==> flow/design.v <==
module rot_encoder
  #(parameter
    BAND_WIDTH = 32)
   (input logic                   sa,
    input logic                   sb,
    output logic [BAND_WIDTH-1:0] count,
    input logic                   clk,
    input logic                   rstn);
   logic [BAND_WIDTH-1:0]         count_r;
   logic [3:0]                    patern;
   logic [1:0]                    sa_q, sb_q;
   always_comb begin
      count  = count_r;
      patern = {sa_q[1], sb_q[1], sa_q[0], sb_q[0]};
   end
   always_ff @(posedge clk) begin
      if(!rstn) begin
         count_r <= 0;
         sa_q    <= 0;
         sb_q    <= 0;
      end
      else begin
         sa_q[1] <= sa_q[0];
         sb_q[1] <= sb_q[0];
         sa_q[0] <= sa;
         sb_q[0] <= sb;
         case(patern)
           4'b0010: count_r <= count_r + 1;
           4'b1011: count_r <= count_r + 1;
           4'b1101: count_r <= count_r + 1;
           4'b0100: count_r <= count_r + 1;
           4'b0001: count_r <= count_r - 1;
           4'b0111: count_r <= count_r - 1;
           4'b1110: count_r <= count_r - 1;
           4'b1000: count_r <= count_r - 1;
           default: count_r <= count_r;
         endcase
      end
   end
endmodule
module pwm_generator
  #(parameter
    BAND_WIDTH       = 32,
    PWM_PERIOD_CYCLE = 1000)
   (input logic [BAND_WIDTH-1:0] width,
    output logic                 pwm,
    input logic                  clk,
    input logic                  rstn);
   logic [BAND_WIDTH-1:0]        count_r;
   always_comb begin
      pwm = (count_r < width) ? 1 : 0;
   end
   always_ff @(posedge clk) begin
      if(!rstn) begin
         count_r <= 0;
      end
      else if(count_r < PWM_PERIOD_CYCLE) begin
         count_r <= count_r + 1;
      end
      else begin
         count_r <= 0;
      end
   end
endmodule
module p_controller
  #(parameter
    BAND_WIDTH         = 32,
    CLK_FREQ           = 100_000_000,
    ONE_ROTATION_PULSE = 630,  
    SAMPLING_RATE      = 100,  
    localparam
    PI_FIXED           = 804,  
    RESOLUTION         = 2 * PI_FIXED * SAMPLING_RATE / ONE_ROTATION_PULSE,
    UPDATE_INTERVAL    = CLK_FREQ / SAMPLING_RATE)
   (input  logic [31:0]           target_rot_v,
    input  logic [31:0]           p_gain,
    input  logic [31:0]           rot_cnt,
    output logic [BAND_WIDTH-1:0] pulse_width,
    input  logic                  clk,
    input  logic                  rstn);
   typedef enum logic [1:0] {STT_GET_ERROR,
                             STT_CALC_TERM,
                             STT_CALC_PULSE,
                             STT_WAIT} p_statetype;
   p_statetype  p_state;
   logic [31:0] cnt_r;
   logic        update_flag;
   logic [31:0] rot_cnt_r;
   logic signed [BAND_WIDTH*2-1:0] pulse_width_r, pulse_width_w;
   logic signed [BAND_WIDTH*2-1:0] rotate_samp_cnt_r;
   logic signed [BAND_WIDTH*2-1:0] error_w;
   logic signed [BAND_WIDTH*2-1:0] error_r, p_error_r;
   logic signed [BAND_WIDTH*2-1:0] p_term_r;
   logic signed [BAND_WIDTH*2-1:0] p_term_w;
   logic [31:0] p_gain_r;
   always_comb begin
      update_flag   = (cnt_r == UPDATE_INTERVAL) ? 1 : 0;
      error_w       = $signed(target_rot_v) - (rotate_samp_cnt_r * $signed(RESOLUTION));
      p_term_w      = ($signed(p_gain_r) * error_r);
      pulse_width_w = pulse_width_r + p_term_r;
      pulse_width   = pulse_width_r;
   end
   always_ff @(posedge clk) begin
      if(!rstn) begin
         p_state           <= STT_WAIT;
         cnt_r             <= 0;
         pulse_width_r     <= 0;
         rotate_samp_cnt_r <= 0;
         rot_cnt_r         <= 0;
         error_r           <= 0;
         p_error_r         <= 0;
         p_term_r          <= 0;
      end
      else begin
         p_gain_r <= p_gain;
         if(update_flag) begin
            cnt_r <= 0;
         end
         else begin
            cnt_r <= cnt_r + 1;
         end
         case(p_state)
           STT_GET_ERROR: begin
              p_error_r <= error_r;
              error_r   <= error_w;
              p_state <= STT_CALC_TERM;
           end
           STT_CALC_TERM: begin
              p_term_r <= p_term_w >>> 16;
              p_state  <= STT_CALC_PULSE;
           end
           STT_CALC_PULSE: begin
              pulse_width_r <= (target_rot_v != 0) ? pulse_width_w : 0;
              p_state       <= STT_WAIT;
           end
           STT_WAIT: begin
              if(update_flag) begin
                 rotate_samp_cnt_r <= $signed(rot_cnt) - $signed(rot_cnt_r);
                 rot_cnt_r         <= rot_cnt;
                 p_state           <= STT_GET_ERROR;
              end
           end
         endcase
      end
   end
endmodule
module motor_ctrl
  #(parameter
    CLK_FREQ = 100_000,
    localparam
    BAND_WIDTH         = 32,
    ONE_ROTATION_PULSE = 630,  
    SAMPLING_RATE      = 100,  
    PWM_PERIOD         = 40,   
    PWM_PERIOD_CYCLE   = (CLK_FREQ / 100_000) * PWM_PERIOD)
   (output logic                  pwm,
    output logic                  dir,
    output logic [BAND_WIDTH-1:0] pulse_width,
    output logic [BAND_WIDTH-1:0] rot_cnt,
    input  logic [31:0]           target_rot_v,
    input  logic [31:0]           p_gain,
    input  logic                  sa,
    input  logic                  sb,
    input  logic                  clk,
    input  logic                  rstn);
   logic [BAND_WIDTH-1:0] pwm_pulse_width;
   pwm_generator #(.BAND_WIDTH(BAND_WIDTH),
                   .PWM_PERIOD_CYCLE(PWM_PERIOD_CYCLE))
   pwm_gen_inst(.width(pwm_pulse_width),
                .pwm(pwm),
                .clk(clk),
                .rstn(rstn));
   rot_encoder #(.BAND_WIDTH(BAND_WIDTH))
   rot_encoder_inst(.sa(sa),
                    .sb(sb),
                    .count(rot_cnt),
                    .clk(clk),
                    .rstn(rstn));
   p_controller #(.BAND_WIDTH(BAND_WIDTH),
                  .CLK_FREQ(CLK_FREQ),
                  .ONE_ROTATION_PULSE(ONE_ROTATION_PULSE),
                  .SAMPLING_RATE(SAMPLING_RATE))
   p_ctrl_inst(.target_rot_v(target_rot_v),
               .p_gain(p_gain),
               .rot_cnt(rot_cnt),
               .pulse_width(pulse_width),
               .clk(clk),
               .rstn(rstn));
   always_comb begin
      dir             = pulse_width[31:31] ? 1'b1 : 1'b0;
      pwm_pulse_width = pulse_width[31:31] ? ~pulse_width : pulse_width;
   end
endmodule
Wiki page: motor_ctrl / tool data

### Step by step through the tools: motor_ctrl

Each step is given for the RTL above and for the edited RTL.
"before" refers to lines of the RTL above, "after" to lines of the edited file.
"difference" is "after" less "before", of the values as shown; "relative change" is that difference over "before", in percent.
Library cell names are shortened.
Not given: -

* design top: motor_ctrl
* clock input: clk
* standard-cell library: sky130hd
* corner: tt_025C_1v80

### Edit of the RTL

Unified diff, file above to edited file.
This change comes from a script, not from a designer; no optimisation was intended.

```diff
@@ -88,5 +88,5 @@
    logic [31:0] rot_cnt_r;
    logic signed [BAND_WIDTH*2-1:0] pulse_width_r, pulse_width_w;
-   logic signed [BAND_WIDTH*2-1:0] rotate_samp_cnt_r;
+   logic signed [BAND_WIDTH*2:0] rotate_samp_cnt_r;
    logic signed [BAND_WIDTH*2-1:0] error_w;
    logic signed [BAND_WIDTH*2-1:0] error_r, p_error_r;
```

### After elaboration

Source: Yosys, flattened and elaborated, memories not mapped. Widths are those after wreduce. Registers that Yosys merges into a memory's read port (data or address) are not register bits. Print and check cells do not count. Equal cells are merged and count once.

Storage and ports
* flip-flop bits (word level): before 406, after 407, difference +1, relative change +0.25%

Operators by class
* add/subtract/negate cells: before 7, after 7, difference 0, relative change 0.00%
* $mul: before 2, after 2, difference 0, relative change 0.00%
* order comparisons: before 2, after 2, difference 0, relative change 0.00%
* equal/unequal tests: before 13, after 13, difference 0, relative change 0.00%
* multiplexer cells: before 8, after 8, difference 0, relative change 0.00%
* bitwise gates (word level): before 2, after 2, difference 0, relative change 0.00%
* reduce/logical cells: before 10, after 10, difference 0, relative change 0.00%

Operators by type and width
* 64-bit by 9-bit multiplier with 64-bit output with constant B: before 1, after 0, difference -1, relative change -100.00%
* 65-bit by 9-bit multiplier with 64-bit output with constant B: before 0, after 1, difference +1

Unchanged operator kinds not shown: 31.

### Depth

Longest topological path by Yosys (ltp), each cell counted once; first at word level (registers and memories cut), then after technology mapping (sequential cells cut; the memories' decode and read muxes count).

Depth
* depth in word-level cells: before 4, after 4, difference 0, relative change 0.00%
* ABC_AREA: before 0, after 0
* depth in mapped cells: before 29, after 28, difference -1, relative change -3.45%
* gate-level depth less buffers: before 27, after 26, difference -1, relative change -3.70%

### After synthesis

The flow's flattened synthesis, as Yosys stat reports it; memories are mapped. The netlist is that of the ABC_AREA named above (0 if unset); the other value can give another one.

Synthesis totals
* cell count: before 5969, after 5995, difference +26, relative change +0.44%
* chip area (Yosys) (µm²): before 54458.5, after 54622.4, difference +163.9, relative change +0.30%
* sequential part of the area (µm²): before 6586.3, after 6586.3, difference 0.0, relative change 0.00%
* flip-flops: before 313, after 313, difference 0, relative change 0.00%
* buffers: before 280, after 281, difference +1, relative change +0.36%

Cells by type
* o21ai_0: before 102, after 81, difference -21, relative change -20.59%
* or3_1: before 13, after 33, difference +20, relative change +153.85%
* nand3_1: before 68, after 87, difference +19, relative change +27.94%
* nand2_1: before 815, after 829, difference +14, relative change +1.72%
* xnor2_1: before 175, after 163, difference -12, relative change -6.86%
* o21a_1: before 26, after 35, difference +9, relative change +34.62%
* buf_2: before 1, after 9, difference +8, relative change +800.00%
* a21oi_1: before 227, after 220, difference -7, relative change -3.08%
* nor3_1: before 34, after 41, difference +7, relative change +20.59%
* o31a_1: before 2, after 9, difference +7, relative change +350.00%
* inv_1: before 1144, after 1138, difference -6, relative change -0.52%
* nand4_1: before 31, after 37, difference +6, relative change +19.35%
* and3_1: before 26, after 20, difference -6, relative change -23.08%
* xor2_1: before 88, after 83, difference -5, relative change -5.68%
* or2_2: before 13, after 8, difference -5, relative change -38.46%
* nand3b_1: before 11, after 6, difference -5, relative change -45.45%
* a21o_1: before 73, after 77, difference +4, relative change +5.48%
* o21bai_1: before 22, after 18, difference -4, relative change -18.18%

Unchanged cell types not shown: 15.
Not every row of either side is listed.
The figures by module come from a second, unflattened synthesis with its own total; it is not the netlist above.

Second synthesis, totals
* cells (unflattened synthesis): before 6092, after 6092, difference 0, relative change 0.00%
* area (unflattened synthesis) (µm²): before 55205.4, after 55205.4, difference 0.0, relative change 0.00%

Each row is one instance without its submodules.

Modules, before
* p_controller: instances 1, cells 5522, area 50355.8 µm², seq. area 5225.0 µm²
* rot_encoder #(BAND_WIDTH=32): instances 1, cells 365, area 2910.3 µm², seq. area 720.7 µm²
* pwm_generator: instances 1, cells 168, area 1585.3 µm², seq. area 640.6 µm²
* motor_ctrl: instances 1, cells 37, area 354.1 µm², seq. area 0.0 µm²

Modules, after
* p_controller: instances 1, cells 5522, area 50355.8 µm², seq. area 5225.0 µm²
* rot_encoder #(BAND_WIDTH=32): instances 1, cells 365, area 2910.3 µm², seq. area 720.7 µm²
* pwm_generator: instances 1, cells 168, area 1585.3 µm², seq. area 640.6 µm²
* motor_ctrl: instances 1, cells 37, area 354.1 µm², seq. area 0.0 µm²

### Path before layout

OpenSTA on the mapped netlist: ideal clock, no wires. The path of least setup slack (recovery checks aside). Input and output delay are each 20% of the period. Register names are those of the netlist, which keeps one name where synthesis merged equal registers.

Timing path post-synthesis
* kind: before register to register, after register to register
* from: before reg p_ctrl_inst.p_gain_r[8], after reg p_ctrl_inst.p_gain_r[10]
* to: before reg p_ctrl_inst.p_term_r[30], after reg p_ctrl_inst.p_term_r[29]
* period (ps): before 10000, after 10000, difference 0, relative change 0.00%
* setup time (ps): before 127, after 79, difference -48
* time at the first pin (ps): before 0, after 0, difference 0
* arrival (ps): before 7115, after 7084, difference -31, relative change -0.44%
* data required time (ps): before 9873, after 9921, difference +48, relative change +0.49%
* setup slack (ps): before 2758, after 2838, difference +80
* delay of the path (ps): before 7242, after 7163, difference -79, relative change -1.09%
* stages on the path: before 25, after 26, difference +1, relative change +4.00%
* buffers on the path: before 2, after 3, difference +1, relative change +50.00%
* period reached after synthesis (ps): before 7242, after 7162, difference -80, relative change -1.10%

"delay of the path" = arrival - input delay + setup time.
"stages on the path" counts driving pins, that of a launching flip-flop among them; a cell with two outputs on the path counts twice.
"period reached after synthesis" = period - worst setup slack (recovery checks aside). The figure is calculated, with input and output delays left at 20% of the set period.
Between the ends stands the longest chain of elaborated cells between them, by number of cells; it is not shown to be the way that was timed. Of several equally long chains one is given.
Each line given opens the expression or statement behind the cell; cells for indexed reads and writes are added by Yosys, which also makes memories of some case tables.

On the way, post-synthesis, before:
* cell sequence: edfxtp_1 -> clkbuf_1 -> clkbuf_1 -> nand2_1 -> fa_1 -> fa_1 -> fa_1 -> fa_1 -> inv_1 -> fa_1 -> fa_1 -> fa_1 -> fa_1 -> ha_1 -> a21o_1 -> a21o_1 -> a21oi_1 -> o21ai_0 -> a2111oi_0 -> and3b_1 -> o31a_2 -> o21ai_2 -> a221o_1 -> nand4b_1 -> o211ai_1
* cells in the longest elaborated chain: 1
* elaborated cells between the ends (all ways): 1

RTL lines, path post-synthesis, before
* start: declaration: RTL line 95 `logic [31:0] p_gain_r;`
* start: assignment: RTL line 115 `p_gain_r <= p_gain;`
* 32-bit by 64-bit multiplier with 64-bit output: RTL line 99 `p_term_w      = ($signed(p_gain_r) * error_r);`
* end: assignment: RTL line 112 `p_term_r          <= 0;`
* end: assignment: RTL line 129 `p_term_r <= p_term_w >>> 16;`
* end: declaration: RTL line 93 `logic signed [BAND_WIDTH*2-1:0] p_term_r;`

On the way, post-synthesis, after:
* cell sequence: edfxtp_1 -> clkbuf_1 -> clkbuf_1 -> and2_1 -> fa_1 -> fa_1 -> inv_1 -> fa_1 -> fa_1 -> inv_1 -> fa_1 -> fa_1 -> fa_1 -> fa_1 -> ha_1 -> clkbuf_1 -> a21o_1 -> a21o_1 -> a211oi_1 -> a21oi_1 -> a21oi_1 -> a21oi_1 -> or3_1 -> a21oi_1 -> nand4_1 -> o211ai_1
* cells in the longest elaborated chain: 1
* elaborated cells between the ends (all ways): 1

RTL lines, path post-synthesis, after
* start: declaration: RTL line 95 `logic [31:0] p_gain_r;`
* start: assignment: RTL line 115 `p_gain_r <= p_gain;`
* 32-bit by 64-bit multiplier with 64-bit output: RTL line 99 `p_term_w      = ($signed(p_gain_r) * error_r);`
* end: assignment: RTL line 112 `p_term_r          <= 0;`
* end: assignment: RTL line 129 `p_term_r <= p_term_w >>> 16;`
* end: declaration: RTL line 93 `logic signed [BAND_WIDTH*2-1:0] p_term_r;`

### Worst path after layout

From the final timing report of each run of pair 1: the path of least setup slack in the routed layout; clock arrival at registers is part of the times.
The report prints the path's times to 10 ps; the period is as set.

Timing path post-layout
* kind: before register to register, after register to register
* from: before reg p_ctrl_inst.error_r[16], after reg p_ctrl_inst.p_gain_r[8]
* to: before reg p_ctrl_inst.p_term_r[24], after reg p_ctrl_inst.p_term_r[31]
* period (ps): before 8840, after 8840, difference 0, relative change 0.00%
* setup time (ps): before 110, after 130, difference +20
* time at the first pin (ps): before 620, after 600, difference -20, relative change -3.23%
* arrival (ps): before 8980, after 8800, difference -180, relative change -2.00%
* data required time (ps): before 9360, after 9310, difference -50, relative change -0.53%
* setup slack (ps): before 380, after 500, difference +120
* stages on the path: before 27, after 24, difference -3, relative change -11.11%
* buffers on the path: before 2, after 1, difference -1, relative change -50.00%

Between the ends stands the longest chain of elaborated cells between them, by number of cells; it is not shown to be the way that was timed. Of several equally long chains one is given.

On the way, post-layout, before:
* cell sequence: dfxtp_1 -> buf_4 -> nand2_1 -> fa_1 -> fa_1 -> fa_1 -> fa_1 -> inv_1 -> fa_1 -> inv_1 -> fa_1 -> inv_1 -> fa_1 -> fa_1 -> ha_1 -> o21a_1 -> o21ai_0 -> nand2b_1 -> a21oi_1 -> a2111oi_1 -> and3b_1 -> buf_4 -> o31ai_1 -> a21oi_1 -> nor2_1 -> nor2_1 -> a22o_1
* cells in the longest elaborated chain: 1
* elaborated cells between the ends (all ways): 1

RTL lines, path post-layout, before
* start: declaration: RTL line 92 `logic signed [BAND_WIDTH*2-1:0] error_r, p_error_r;`
* start: assignment: RTL line 110 `error_r           <= 0;`
* start: assignment: RTL line 125 `error_r   <= error_w;`
* 32-bit by 64-bit multiplier with 64-bit output: RTL line 99 `p_term_w      = ($signed(p_gain_r) * error_r);`
* end: assignment: RTL line 112 `p_term_r          <= 0;`
* end: assignment: RTL line 129 `p_term_r <= p_term_w >>> 16;`
* end: declaration: RTL line 93 `logic signed [BAND_WIDTH*2-1:0] p_term_r;`

On the way, post-layout, after:
* cell sequence: edfxtp_1 -> and2_1 -> fa_1 -> fa_1 -> inv_1 -> fa_1 -> fa_1 -> inv_1 -> fa_1 -> fa_1 -> fa_1 -> fa_1 -> ha_1 -> nand2_1 -> nor3_1 -> nand3_1 -> a311oi_1 -> o21ai_0 -> buf_4 -> a21oi_1 -> o31a_1 -> nor4_1 -> a41oi_1 -> a21oi_1
* cells in the longest elaborated chain: 1
* elaborated cells between the ends (all ways): 1

RTL lines, path post-layout, after
* start: declaration: RTL line 95 `logic [31:0] p_gain_r;`
* start: assignment: RTL line 115 `p_gain_r <= p_gain;`
* 32-bit by 64-bit multiplier with 64-bit output: RTL line 99 `p_term_w      = ($signed(p_gain_r) * error_r);`
* end: assignment: RTL line 112 `p_term_r          <= 0;`
* end: assignment: RTL line 129 `p_term_r <= p_term_w >>> 16;`
* end: declaration: RTL line 93 `logic signed [BAND_WIDTH*2-1:0] p_term_r;`

### Flow runs

Both versions went through the flow (Yosys, OpenROAD) with the same settings in each pair. Constraints: input delay and output delay 20% of the set period each, output load 0.01 pF.

Settings, pair 1:
* CORE_UTILIZATION: 45
* PLACE_DENSITY: 0.6
* period_ns: 8.84
* CAP_MARGIN: 20
* CORE_MARGIN: 2
* SLEW_MARGIN: 20

Results, pair 1
* synthesized cell area (µm²): before 54458.5, after 54622.4, difference +163.9, relative change +0.30%
* overall die area (µm²): before 123816.0, after 124186.0, difference +370.0, relative change +0.30%
* final design utilization (%): before 49.5, after 49.4, difference -0.1
* setup slack of the worst path (ps): before 376, after 503, difference +127
* final worst hold slack (ps): before 451, after 452, difference +1
* clock period achieved (ps): before 8464, after 8337, difference -127, relative change -1.50%

Settings, pair 2:
* CELL_PAD_IN_SITES_DETAIL_PLACEMENT: 0
* CORE_ASPECT_RATIO: 0.55
* CORE_UTILIZATION: 64
* MIN_ROUTING_LAYER: met1
* PLACE_DENSITY_LB_ADDON: 0.14
* SETUP_SLACK_MARGIN: 0.81
* period_ns: 12.6
* CAP_MARGIN: 20
* CORE_MARGIN: 2
* SLEW_MARGIN: 20

Results, pair 2
* synthesized cell area (µm²): before 54458.5, after 54622.4, difference +163.9, relative change +0.30%
* overall die area (µm²): before 87546.8, after 87806.1, difference +259.3, relative change +0.30%
* final design utilization (%): before 68.7, after 68.7, difference 0.0
* setup slack of the worst path (ps): before 3869, after 4171, difference +302
* final worst hold slack (ps): before 453, after 454, difference +1
* clock period achieved (ps): before 8731, after 8429, difference -302, relative change -3.46%

"clock period achieved" is the run's clock period less its worst setup slack. It is reckoned from that one timing run; input and output delays stay at 20% of the period that was set.
